==> flow/design.v <==
`timescale 1ns / 1ps
module rise_detect(
    input clk,
    input rst,
    input d,
    output rise
);
reg d_q;
always @(posedge clk) begin
    if(rst)
        d_q <= 0;
    else
        d_q <= d;
end
assign rise = d & ~d_q;
endmodule
`timescale 1ns / 1ps
module divider
#(parameter COUNT = 32'd499)
(
	input clk,
    input rst,
    input en,
    output divided_clk
    );
reg [31:0] count;
reg div_temp;
always @(posedge clk) begin
    if(rst) begin
        count <= 0;
        div_temp <= 0;
    end else if(en) begin
        count <= count + 1;
	    if(count == COUNT)
	    begin
	       count <= 0;
	       div_temp <= ~div_temp;
	    end
    end
end 
assign divided_clk = div_temp;
endmodule
`timescale 1ns / 1ps
module eight_bit_counter
#(parameter COUNT = 5)
(
    input wire clk,
    input wire rst,
    input wire tick,
    input wire reset_count,
    output wire rollover,
    output wire [7:0] count_out
);
reg int_rollover;
reg [7:0] int_count;
always @(posedge clk) begin
    if(rst || reset_count) begin
        int_count <= 0;
        int_rollover <= 0;
    end else if(tick) begin
        if(int_count == COUNT) begin
            int_count <= 0;
            int_rollover <= 1;
        end else begin
            int_count <= int_count + 1;
            int_rollover <= 0;
        end
    end 
end
assign rollover = int_rollover;
assign count_out = int_count;
endmodule
`timescale 1ns / 1ps
module bin_to_decimal(
	input [15:0] B,
	output reg [19:0] bcdout
	);
	reg [35:0] z;
	integer i;
always @(*)
  begin
    for(i = 0; i <= 35; i = i+1)
	z[i] = 0;
    z[18:3] = B;  
    repeat(13)
	 begin
	if(z[19:16] > 4)	
		z[19:16] = z[19:16] + 3;
	if(z[23:20] > 4) 	
		z[23:20] = z[23:20] + 3;
	if(z[27:24] > 4) 	
		z[27:24] = z[27:24] + 3;
	if(z[31:28] > 4) 	
		z[31:28] = z[31:28] + 3;
	if(z[35:32] > 4) 	
		z[35:32] = z[35:32] + 3;
	z[35:1] = z[34:0];
    end      
    bcdout = z[35:16]; 
  end         
endmodule
`timescale 1ns / 1ps
module increment_selector(
input selector,
input in_0,
input in_1,
output signal
    );
reg signal_temp;
always @(*) begin
    if(selector) begin
        signal_temp <= in_0;
    end else begin
        signal_temp <= in_1;
    end
end
assign signal = signal_temp;
endmodule
`timescale 1ns / 1ps
module count_time(
input master_clock,
input rst,
input set_time,
input increment_hours,
input increment_minutes,
output [5:0] raw_value_mins,
output [5:0] raw_value_hrs,
output [7:0] hours_bcd,
output [7:0] minutes_bcd,
output [7:0] seconds_bcd
    );
wire minutes_increment;
wire hours_increment;
wire seconds_ticker;
wire minutes_ticker;
wire hours_ticker;
wire [7:0] seconds_raw_value;
wire [7:0] minutes_raw_value;
wire [7:0] hours_raw_value;
wire seconds_tick;
wire minutes_tick;
wire hours_tick;
assign raw_value_hrs = hours_raw_value[5:0];
assign raw_value_mins = minutes_raw_value[5:0];
divider u1(
.clk(master_clock),
.rst(rst),
.en(1'b1),
.divided_clk(seconds_ticker)
);
rise_detect u1_edge(
.clk(master_clock),
.rst(rst),
.d(seconds_ticker),
.rise(seconds_tick)
);
eight_bit_counter #(.COUNT(59)) u2 (
.clk(master_clock),
.rst(rst),
.tick(seconds_tick),
.reset_count(1'b0),
.rollover(minutes_ticker),
.count_out(seconds_raw_value[7:0])
);
increment_selector u3(
.selector(set_time),
.in_0(increment_minutes),
.in_1(minutes_ticker),
.signal(minutes_increment)
);
rise_detect u3_edge(
.clk(master_clock),
.rst(rst),
.d(minutes_increment),
.rise(minutes_tick)
);
eight_bit_counter #(.COUNT(59)) u4 (
.clk(master_clock),
.rst(rst),
.tick(minutes_tick),
.reset_count(1'b0),
.count_out(minutes_raw_value[7:0]),
.rollover(hours_ticker)
);
increment_selector u5(
.selector(set_time),
.in_0(increment_hours),
.in_1(hours_ticker),
.signal(hours_increment)
);
rise_detect u5_edge(
.clk(master_clock),
.rst(rst),
.d(hours_increment),
.rise(hours_tick)
);
eight_bit_counter #(.COUNT(23)) u6 (
.clk(master_clock),
.rst(rst),
.tick(hours_tick),
.reset_count(1'b0),
.rollover(),
.count_out(hours_raw_value)
);
bin_to_decimal u7(
.B(seconds_raw_value[7:0]),
.bcdout(seconds_bcd)
);
bin_to_decimal u8(
.B(minutes_raw_value[7:0]),
.bcdout(minutes_bcd)
);
bin_to_decimal u9(
.B(hours_raw_value[7:0]),
.bcdout(hours_bcd)
);
endmodule
`timescale 1ns / 1ps
module debounce_button(
input clk,
input rst,
input debounce_in,
output debounce_out
    );
wire q_temp1;
wire q_temp2;
wire q_temp3;
wire q_temp3_bar;
wire slow_clk;
wire slow_tick;
assign q_temp3_bar = ~q_temp3;
assign debounce_out = q_temp3_bar & q_temp2;
d_flipflop u1(
.clk(clk),
.rst(rst),
.en(slow_tick),
.D(debounce_in),
.Q(q_temp1)
);
d_flipflop u2(
.clk(clk),
.rst(rst),
.en(slow_tick),
.D(q_temp1),
.Q(q_temp2)
);
d_flipflop u3(
.clk(clk),
.rst(rst),
.en(slow_tick),
.D(q_temp2),
.Q(q_temp3)
);
divider #(.COUNT(32'd15)) u4(
.clk(clk),
.rst(rst),
.en(1'b1),
.divided_clk(slow_clk)
);
rise_detect u4_edge(
.clk(clk),
.rst(rst),
.d(slow_clk),
.rise(slow_tick)
);
endmodule
module d_flipflop(
input clk,
input rst,
input en,
input D,
output reg Q
);
always @(posedge clk)begin
    if(rst)
        Q <= 0;
    else if(en)
        Q <= D;
end
endmodule
`timescale 1ns / 1ps
module set_time(
input master_clk,
input rst,
input change_selection,
input increment_selection,
output reg set_minutes,
output reg set_hours
    );
reg previous_change_selection_state;
reg previous_increment_selection_state;
reg mode;
always @(posedge master_clk) begin
    if(rst) begin
        mode <= 0;
        previous_change_selection_state <= 0;
    end else if(change_selection && !previous_change_selection_state) begin
        mode <= ~mode;
        previous_change_selection_state <= 1;
    end else if (!change_selection && previous_change_selection_state) begin
        mode <= mode;
        previous_change_selection_state <= 0;
    end else begin
        mode <= mode;
        previous_change_selection_state <= previous_change_selection_state;
    end
end
always @(posedge master_clk) begin
    if(rst) begin
        set_minutes <= 0;
        set_hours <= 0;
        previous_increment_selection_state <= 0;
    end else if(increment_selection && (!previous_increment_selection_state)) begin
        if(mode) begin
             set_minutes <= 1;
             set_hours <= 0;         
        end else begin
             set_minutes <= 0;
             set_hours <= 1;   
        end
        previous_increment_selection_state <= 1;
    end else if(!increment_selection && previous_increment_selection_state) begin
        set_minutes <= 0;
        set_hours <= 0; 
        previous_increment_selection_state <= 0;
    end else begin
        set_minutes <= 0;
        set_hours <= 0; 
        previous_increment_selection_state <= previous_increment_selection_state;
    end    
end    
endmodule
`timescale 1ns / 1ps
module stopwatch(
input master_clock,
input rst,
input enable,
input trigger,
input reset,
output [7:0] seconds_bcd,
output [7:0] milliseconds_bcd
    );
reg master_clock_mux;
reg trigger_enable;
reg previous_state;
wire milliseconds_tick;
wire seconds_tick;
wire milliseconds_ticker;
wire seconds_ticker;
wire [7:0] milliseconds_raw_value;
wire [7:0] seconds_raw_value;
always @(posedge master_clock) begin
    if(rst) begin
        trigger_enable <= 0;
        previous_state <= 0;
    end else if(trigger && !previous_state) begin
        trigger_enable <= ~trigger_enable;
        previous_state <= 1;
    end else if (!trigger && previous_state) begin
        trigger_enable <= trigger_enable;
        previous_state <= 0;
    end else begin
        trigger_enable <= trigger_enable;
        previous_state <= previous_state;
    end
end
always @(*) begin
    if(enable && trigger_enable) begin
        master_clock_mux = 1'b1;
    end
    else begin
        master_clock_mux = 1'b0;
    end
end
divider #(.COUNT(32'd4)) u1(
.clk(master_clock),
.rst(rst),
.en(master_clock_mux),
.divided_clk(milliseconds_ticker)
);
rise_detect u1_edge(
.clk(master_clock),
.rst(rst),
.d(milliseconds_ticker),
.rise(milliseconds_tick)
);
eight_bit_counter #(.COUNT(99)) u2 (
.clk(master_clock),
.rst(rst),
.tick(milliseconds_tick),
.reset_count(reset),
.count_out(milliseconds_raw_value[7:0]),
.rollover(seconds_ticker)
);
rise_detect u2_edge(
.clk(master_clock),
.rst(rst),
.d(seconds_ticker),
.rise(seconds_tick)
);
eight_bit_counter #(.COUNT(99)) u3 (
.clk(master_clock),
.rst(rst),
.tick(seconds_tick),
.rollover(),
.reset_count(reset),
.count_out(seconds_raw_value[7:0])
);
bin_to_decimal u4(
.B(milliseconds_raw_value[7:0]),
.bcdout(milliseconds_bcd)
);
bin_to_decimal u5(
.B(seconds_raw_value[7:0]),
.bcdout(seconds_bcd)
);
endmodule
`timescale 1ns / 1ps
module alarm(
input [5:0] alarm_mins,
input [5:0] alarm_hours,
input [5:0] mins_value,
input [5:0] hours_value,
output reg [15:0] flash
    );
always @(*) begin
    if((mins_value == alarm_mins) && (hours_value == alarm_hours)) begin
        flash <= 16'b1111111111111111;
    end else begin
        flash <= 0;
    end
end    
endmodule
`timescale 1ns / 1ps
module converter(
input [1:0] converter_input,
output reg [3:0] converter_output
    );
always @(*) begin
    case(converter_input)
        2'b00 : converter_output <= 4'b0001;
        2'b01 : converter_output <= 4'b0010;
        2'b10 : converter_output <= 4'b0100;
        default : converter_output <= 4'b1000;
    endcase
end   
endmodule
`timescale 1ns / 1ps
module mux
(
input selector,
input [15:0] group0,
input [15:0] group1,
output [15:0] group_out
);
reg [15:0] group_temp;    
assign group_out[15:0] = group_temp[15:0];  
always @(*) begin
    if(selector == 0) begin
        group_temp[15:0] <= group0[15:0];
    end
    else begin
        group_temp[15:0] <= group1[15:0];
    end
end    
endmodule
`timescale 1ns / 1ps
module display_demux(
input [1:0] mode,
input [15:0] clock_module_bcd,
input [15:0] stop_watch_bcd,
input [15:0] set_alarm_bcd,
output reg [15:0] output_bcd
);
always @(*) begin
    case(mode)
        2'b00 : output_bcd <= clock_module_bcd;
        2'b01 : output_bcd <= stop_watch_bcd;
        2'b10 : output_bcd <= clock_module_bcd;
        default : output_bcd <= set_alarm_bcd;
    endcase
end
endmodule
`timescale 1ns / 1ps
module seg7decimal(
	 input [15:0] x,
    input clk,
    input rst,
    input clr,
    output reg [6:0] a_to_g,
    output reg [3:0] an,
    output wire dp 
	 );
wire [1:0] s;	 
reg [3:0] digit;
wire [3:0] aen;
reg [3:0] clkdiv;
assign dp = 1;
assign s = clkdiv[3:2];
assign aen = 4'b1111;  
always @(posedge clk) 
	if (rst) digit <= 4'd0; else
	case(s)
	0:digit <= x[3:0];  
	1:digit <= x[7:4];  
	2:digit <= x[11:8];  
	3:digit <= x[15:12];  
	default:digit <= x[3:0];
	endcase
	always @(*)
case(digit)
0:a_to_g = 7'b1000000; 
1:a_to_g = 7'b1111001; 
2:a_to_g = 7'b0100100; 
3:a_to_g = 7'b0110000; 
4:a_to_g = 7'b0011001; 
5:a_to_g = 7'b0010010; 
6:a_to_g = 7'b0000010; 
7:a_to_g = 7'b1111000; 
8:a_to_g = 7'b0000000; 
9:a_to_g = 7'b0010000; 
'hA:a_to_g = 7'b0111111;  
'hB:a_to_g = 7'b1111111;  
'hC:a_to_g = 7'b1110111;
default: a_to_g = 7'b0000000;  
endcase
always @(*)begin
an=4'b1111;
if(aen[s] == 1)
an[s] = 0;
end
always @(posedge clk) begin
if ( clr == 1 || rst == 1)
clkdiv <= 0;
else
clkdiv <= clkdiv+1;
end
endmodule
`timescale 1ns / 1ps
 module Basys3_Abacus_Top(
	 input clk,
	 input rst,
    input btnC,
    input btnR,
    input btnU,
    input [15:0] sw,
     output [6:0] seg,
     output dp,
     output [3:0] an,
     output [15:0] led
 );
wire[15:0] seven_seg_input;
wire[15:0] clock_module_mux_output;
wire[15:0] joiner;
wire [7:0] hours_bcd;
wire [7:0] minutes_bcd;
wire [7:0] seconds_bcd;
wire [7:0] stopwatch_ms_bcd;
wire [7:0] stopwatch_s_bcd;
wire clock_mode;
wire stop_watch_mode;
wire set_time_mode;
wire set_alarm_mode;
wire set_time_inc_mins;
wire set_time_inc_hours;
wire [5:0] raw_value_mins;
wire [5:0] raw_value_hrs;
wire btnC_debounced;
wire btnU_debounced;
wire btnR_debounced;
debounce_button u_btnc(
.clk(clk),
.rst(rst),
.debounce_in(btnC),
.debounce_out(btnC_debounced)
);
debounce_button u_btnu(
.clk(clk),
.rst(rst),
.debounce_in(btnU),
.debounce_out(btnU_debounced)
);
debounce_button u_btnR(
.clk(clk),
.rst(rst),
.debounce_in(btnR),
.debounce_out(btnR_debounced)
);
converter u_mode(
.converter_input({sw[1],sw[0]}),
.converter_output({set_alarm_mode, set_time_mode, stop_watch_mode, clock_mode})
);
alarm u_alarm(
.alarm_mins(sw[9:4]),
.alarm_hours(sw[15:10]),
.mins_value(raw_value_mins),
.hours_value(raw_value_hrs),
.flash(led)
);
count_time u1(
.master_clock(clk),
.rst(rst),
.set_time(set_time_mode),
.increment_hours(set_time_inc_hours),
.increment_minutes(set_time_inc_mins),
.raw_value_mins(raw_value_mins),
.raw_value_hrs(raw_value_hrs),
.hours_bcd(hours_bcd),
.minutes_bcd(minutes_bcd),
.seconds_bcd(seconds_bcd)
);
mux u2(
.selector(btnC),
.group0({hours_bcd[7:0], minutes_bcd[7:0]}),
.group1(seconds_bcd[7:0]),
.group_out(clock_module_mux_output[15:0])
);
stopwatch u3
(
.master_clock(clk),
.rst(rst),
.enable(stop_watch_mode),
.trigger(btnC_debounced),
.reset(btnR_debounced),
.seconds_bcd(stopwatch_s_bcd),
.milliseconds_bcd(stopwatch_ms_bcd)
);
set_time u_set_time(
.master_clk(clk),
.rst(rst),
.change_selection(btnR_debounced),
.increment_selection(btnU_debounced),
.set_minutes(set_time_inc_mins),
.set_hours(set_time_inc_hours)
    );
display_demux u_display_demux(
.mode({sw[1],sw[0]}),
.clock_module_bcd(clock_module_mux_output),
.stop_watch_bcd({stopwatch_s_bcd, stopwatch_ms_bcd}),
.set_alarm_bcd(16'd0),
.output_bcd(seven_seg_input)
);
seg7decimal u5 (
.x(seven_seg_input[15:0]),
.clk(clk),
.rst(rst),
.clr(1'b0),
.a_to_g(seg),
.an(an),
.dp(dp)
);
endmodule
## Step by step through the tools: Basys3_Abacus_Top

Tool output for the design above, in the order of the flow.
Line numbers count from 1 in the design file above.
Library cell names are shortened.
A cell with - has no value.

- Top module: Basys3_Abacus_Top
- Clock: clk
- Standard-cell library: sky130hd
- Corner: tt_025C_1v80

## After elaboration

Source: Yosys, flattened and elaborated, memories not mapped. Widths are those after wreduce. Print and check cells do not count.
Yosys's memory passes give these memory sizes; they may raise the number of words (mostly to a power of two), join words into wider ones and drop unused or constant bits.

- Word width x clocked read ports: 7
- Memories: 1
- Output and inout bits: 28
- Register bits after elaboration: 236
- Memory bits (read-only): 112
- Word-level cells: 357

- Mux-type cells: 92
- Reductions and logical operators: 27
- Eq/ne operators: 17
- Add/sub/neg operators: 77
- Magnitude comparators: 65
- Shift operators: 3
- Bitwise operators: 32

Memories:

| name | depth | bits a word | rd ports | write ports | RTL line | RTL |
|---|---|---|---|---|---|---|
| (no name shown) | 16 | 7 | 1 | 0 | 511 | `case(digit)` |

Operators with widths:

| cell | count |
|---|---|
| 4-bit by 3-bit greater-than comparator with 1-bit output (second input constant) | 55 |
| 32-bit by 1-bit adder with 32-bit output (second input constant) | 5 |
| 4-bit two-way mux | 32 |
| 4-bit by 2-bit adder with 4-bit output (second input constant) | 30 |
| 3-bit two-way mux | 35 |
| 32-bit by 4-bit == test with 1-bit output (second input constant) | 3 |
| 3-bit by 2-bit adder with 3-bit output (second input constant) | 25 |
| 8-bit by 1-bit adder with 8-bit output (second input constant) | 5 |
| 8-bit two-way mux | 5 |
| 32-bit by 3-bit == test with 1-bit output (second input constant) | 1 |
| 32-bit by 9-bit == test with 1-bit output (second input constant) | 1 |
| 16-bit case mux with 2-bit select | 1 |
| 32-bit two-way mux | 1 |
| 16-bit two-way mux | 2 |
| 1-bit NOT | 19 |
| 8-bit by 6-bit == test with 1-bit output (second input constant) | 2 |
| 8-bit by 7-bit == test with 1-bit output (second input constant) | 2 |
| 4-bit case mux with 4-bit select | 1 |
| 1-bit by 2-bit adder with 3-bit output (both inputs constant) | 5 |
| 1-bit by 2-bit adder with 3-bit output (second input constant) | 5 |
| 1-bit by 3-bit greater-than comparator with 1-bit output (both inputs constant) | 5 |
| 1-bit by 3-bit greater-than comparator with 1-bit output (second input constant) | 5 |
| 1-bit two-way mux | 14 |
| 2-bit OR reduction | 6 |
| 6-bit == test | 2 |
| 1-bit AND | 11 |
| 3-bit case mux with 3-bit select | 1 |
| 1-bit logical AND | 8 |

Not listed: further kinds 14, cells in them 26.

## Logic depth

Yosys ltp: most cells in a row. Word level: on the elaborated netlist, between registers, memories and ports. Mapped: between sequential cells and ports; inverters and the memories' decode and read muxes count.

- Depth in word-level cells: 18
- ABC_AREA: 0
- Gate-level depth with buffers: 30

## Mapped cells and area

Yosys stat after the flow's synthesis: flattened, memories mapped to cells. It holds for the ABC_AREA given above (unset counts as 0); a run with the other value may have another netlist.

Cells by type:

| cell | count | area in all (um^2) |
|---|---|---|
| dfxtp_1 | 243 | 4.86E+03 |
| nor2_1 | 318 | 1.19E+03 |
| ha_1 | 81 | 1.01E+03 |
| xor2_1 | 112 | 980.941 |
| xnor2_1 | 100 | 875.84 |
| nand2_1 | 134 | 502.982 |
| nand3_1 | 94 | 470.451 |
| mux2i_1 | 41 | 410.394 |
| a21oi_1 | 77 | 385.37 |
| nand4_1 | 56 | 350.336 |
| o21ai_0 | 60 | 300.288 |
| clkbuf_1 | 77 | 289.027 |
| inv_1 | 76 | 285.274 |
| and3_1 | 45 | 281.52 |
| nor4_1 | 45 | 281.52 |
| nor3_1 | 41 | 205.197 |
| nand2b_1 | 29 | 181.424 |
| nor2b_1 | 27 | 168.912 |

Other cell types: 83; their cells: 381.

- Mapped flip-flops: 243
- Buffer cells: 109
- Sequential part of the area: 4864.7 um^2
- Standard cells after synthesis: 2037
- Cell area after synthesis: 16090.4 um^2

The figures by module come from a second, unflattened synthesis with its own total; it is not the netlist above.

- Cells (unflattened synthesis): 5422
- Area (unflattened synthesis): 39995.9 um^2

Each row is one instance without its submodules.

Modules:

| module | seq. area (um^2) | times used | area (um^2) | cells |
|---|---|---|---|---|
| bin_to_decimal | 0.0 | 5 | 5398.9 | 794 |
| divider (COUNT=15) | 660.6 | 3 | 1612.8 | 187 |
| divider (COUNT=4) | 660.6 | 1 | 1711.6 | 203 |
| divider | 660.6 | 1 | 1627.8 | 190 |
| eight_bit_counter (COUNT=99) | 180.2 | 2 | 435.4 | 47 |
| eight_bit_counter (COUNT=59) | 180.2 | 2 | 434.2 | 47 |
| seg7decimal | 220.2 | 1 | 749.5 | 70 |
| eight_bit_counter (COUNT=23) | 180.2 | 1 | 406.6 | 45 |
| rise_detect | 20.0 | 8 | 47.5 | 3 |
| display_demux | 0.0 | 1 | 345.3 | 53 |
| d_flipflop | 20.0 | 9 | 33.8 | 3 |
| mux | 0.0 | 1 | 249.0 | 18 |
| alarm | 0.0 | 1 | 246.5 | 31 |
| set_time | 100.1 | 1 | 190.2 | 17 |

Modules not listed: 6.

## Worst setup path after synthesis

OpenSTA on the mapped netlist: ideal clock, no wires. The path of least setup slack (recovery checks aside). Input and output delay are each 20% of the period. Register names are those of the netlist, which keeps one name where synthesis merged equal registers.

- Kind: reg-to-reg
- From: reg u3.u2.int_count[5]
- To: reg (no name shown)
- Period: 10.0 ns
- Path delay: 5.686 ns
- Stages: 31
- Path slack: 4.314 ns
- Arrival: 5.614 ns
- Library setup time: 0.072 ns
- Path buffers: 0
- Period reached after synthesis: 5.686 ns

"path delay" = arrival - input delay + setup time.
"stages": output pins that drive a net of the path, with the launching flip-flop's if there is one; two outputs of one cell count as two.
"period reached after synthesis" = period - worst setup slack (recovery checks aside). The figure is calculated, with input and output delays left at 20% of the set period.
The rows between start and end are the longest chain of elaborated cells between them; the timing report does not say that the signal goes this way. Where chains are equally long, one stands for them.
A line is the first line of the expression or statement that the cell stems from. Yosys adds cells for indexed reads and writes and turns some case tables into memories.
A register here has more assigning lines than the two given.

- Cell sequence: dfxtp_1 inv_1 ha_1 inv_1 ha_1 xnor2_1 ha_1 or4_1 and3_1 inv_1 ha_1 a21oi_1 o21a_1 or2_2 ha_1 and3_1 a32oi_1 nand2_1 a211o_1 ha_1 nor3b_1 nor2_1 o31a_1 xor2_1 a21oi_1 a21oi_1 nand3_1 inv_1 ha_1 mux2_2 mux2i_1
- Length of the longest elaborated chain: 13
- Elaborated cells on any way between the ends: 30
- Source lines of those cells: 6
- Classes of those cells: add/sub (9); compare (9); mux (12)

RTL lines, path after synthesis:

| what | RTL line | RTL |
|---|---|---|
| from (decl) | 55 | `reg [7:0] int_count;` |
| from (assign) | 58 | `int_count <= 0;` |
| from (assign) | 65 | `int_count <= int_count + 1;` |
| 4-bit by 2-bit adder with 4-bit output | 88 | `z[19:16] = z[19:16] + 3;` |
| 4-bit two-way mux | 87 | `if(z[19:16] > 4)` |
| 4-bit by 3-bit greater-than comparator with 1-bit output | 87 |  |
| 4-bit two-way mux | 87 |  |
| 4-bit by 3-bit greater-than comparator with 1-bit output | 87 |  |
| 4-bit two-way mux | 87 |  |
| 4-bit by 3-bit greater-than comparator with 1-bit output | 87 |  |
| 4-bit two-way mux | 87 |  |
| 4-bit by 2-bit adder with 4-bit output | 88 |  |
| 4-bit two-way mux | 87 |  |
| 16-bit case mux with 2-bit select | 476 | `case(mode)` |
| 4-bit case mux with 4-bit select | 503 | `case(s)` |
| 4-bit two-way mux | - |  |

## Timing after layout

Path of least setup slack in the final report of flow run B (OpenROAD, finished layout, wires in). Where an end is a register, its clock arrival counts in the times.

- Kind: reg-to-reg
- From: reg u3.u2.int_count[5]
- To: reg (no name shown)
- Arrival: 6.98 ns
- Library setup time: 0.11 ns
- Period: 10.0 ns
- Path slack: 3.47 ns
- Stages: 31
- Path buffers: 0

The rows between start and end are the longest chain of elaborated cells between them; the timing report does not say that the signal goes this way. Where chains are equally long, one stands for them.
A register here has more assigning lines than the two given.

- Cell sequence: dfxtp_1 inv_1 ha_1 inv_1 ha_1 xnor2_1 ha_1 or4_1 and3_1 inv_1 ha_1 a21oi_1 o21a_1 or2_2 ha_1 and3_1 a32oi_1 nand2_1 a211o_1 ha_1 nor3b_1 nor2_1 o31a_1 xor2_1 a21oi_1 a21oi_1 nand3_1 ha_1 inv_1 nand2_1 a32o_1
- Length of the longest elaborated chain: 13
- Elaborated cells on any way between the ends: 30
- Source lines of those cells: 6
- Classes of those cells: add/sub (9); compare (9); mux (12)

RTL lines, path after layout:

| what | RTL line | RTL |
|---|---|---|
| from (decl) | 55 | `reg [7:0] int_count;` |
| from (assign) | 58 | `int_count <= 0;` |
| from (assign) | 65 | `int_count <= int_count + 1;` |
| 4-bit by 2-bit adder with 4-bit output | 88 | `z[19:16] = z[19:16] + 3;` |
| 4-bit two-way mux | 87 | `if(z[19:16] > 4)` |
| 4-bit by 3-bit greater-than comparator with 1-bit output | 87 |  |
| 4-bit two-way mux | 87 |  |
| 4-bit by 3-bit greater-than comparator with 1-bit output | 87 |  |
| 4-bit two-way mux | 87 |  |
| 4-bit by 3-bit greater-than comparator with 1-bit output | 87 |  |
| 4-bit two-way mux | 87 |  |
| 4-bit by 2-bit adder with 4-bit output | 88 |  |
| 4-bit two-way mux | 87 |  |
| 16-bit case mux with 2-bit select | 476 | `case(mode)` |
| 4-bit case mux with 4-bit select | 503 | `case(s)` |
| 4-bit two-way mux | - |  |

Wiki page: Basys3_Abacus_Top / flow data

Measured results for Basys3_Abacus_Top: 4 stored runs of the Yosys and OpenROAD flow on sky130hd. The settings differ; the order carries no meaning. The constraints put input and output delay at 20% of the set period each and load the outputs with 0.01 pF.
"period reached" = clock period - worst setup slack. The figure is calculated, with input and output delays left at 20% of the set period.
"worst path time" = time allowed to the worst setup path (clock period - input delay - output delay, where it has them) - its slack; a late launch clock adds to it, a late capture clock takes from it.
By "total power after layout" is meant OpenSTA's value without simulated activity: inputs other than the clock are taken to toggle once in ten clock periods, and the tool carries that through the logic.

### Flow run A

Settings: `ABC_AREA=1`, `CAP_MARGIN=40`, `CELL_PAD_IN_SITES_GLOBAL_PLACEMENT=2`, `CORE_ASPECT_RATIO=0.77`, `CORE_UTILIZATION=70`, `CTS_CLUSTER_SIZE=43`, `MAX_ROUTING_LAYER=met4`, `MIN_ROUTING_LAYER=met2`, `SLEW_MARGIN=25`, `TNS_END_PERCENT=100`, `period_ns=8.53`, `CORE_MARGIN=2`

No results, placement failed with GPL-0301.

### Flow run B

Settings: `CORE_MARGIN=4`, `CORE_UTILIZATION=40`, `CTS_CLUSTER_SIZE=72`, `TNS_END_PERCENT=15`, `period_ns=10.0`, `CAP_MARGIN=20`, `SLEW_MARGIN=20`

- Total negative slack: 0.000 ns
- Synthesized cell area: 16090.4 um^2
- Area inside the die boundary: 43499.4 um^2
- Total power after layout: 2083 uW
- Setup slack of the critical path: 3.470 ns
- Worst path time: 6.53 ns
- Critical path type: reg-to-reg
- Period reached: 6.530 ns
- Area of the standard cells in the finished layout: 17698.2 um^2

### Flow run C

Settings: `ABC_AREA=0`, `CAP_MARGIN=35`, `CELL_PAD_IN_SITES_GLOBAL_PLACEMENT=1`, `CORE_ASPECT_RATIO=0.79`, `CORE_MARGIN=5`, `CORE_UTILIZATION=71`, `CTS_CLUSTER_SIZE=19`, `GPL_TIMING_DRIVEN=1`, `MIN_ROUTING_LAYER=met2`, `PLACE_DENSITY_LB_ADDON=0.07`, `SLEW_MARGIN=0`, `period_ns=10.0`

No results, placement failed with FLW-0024.

### Flow run D

Settings: `CORE_UTILIZATION=40`, `period_ns=10.9`, `CAP_MARGIN=20`, `CORE_MARGIN=2`, `SLEW_MARGIN=20`

- Total negative slack: 0.000 ns
- Synthesized cell area: 16090.4 um^2
- Area inside the die boundary: 41846.8 um^2
- Total power after layout: 1960 uW
- Setup slack of the critical path: 4.140 ns
- Worst path time: 2.40 ns
- Critical path type: input-to-output
- Period reached: 6.760 ns
- Area of the standard cells in the finished layout: 17737.0 um^2
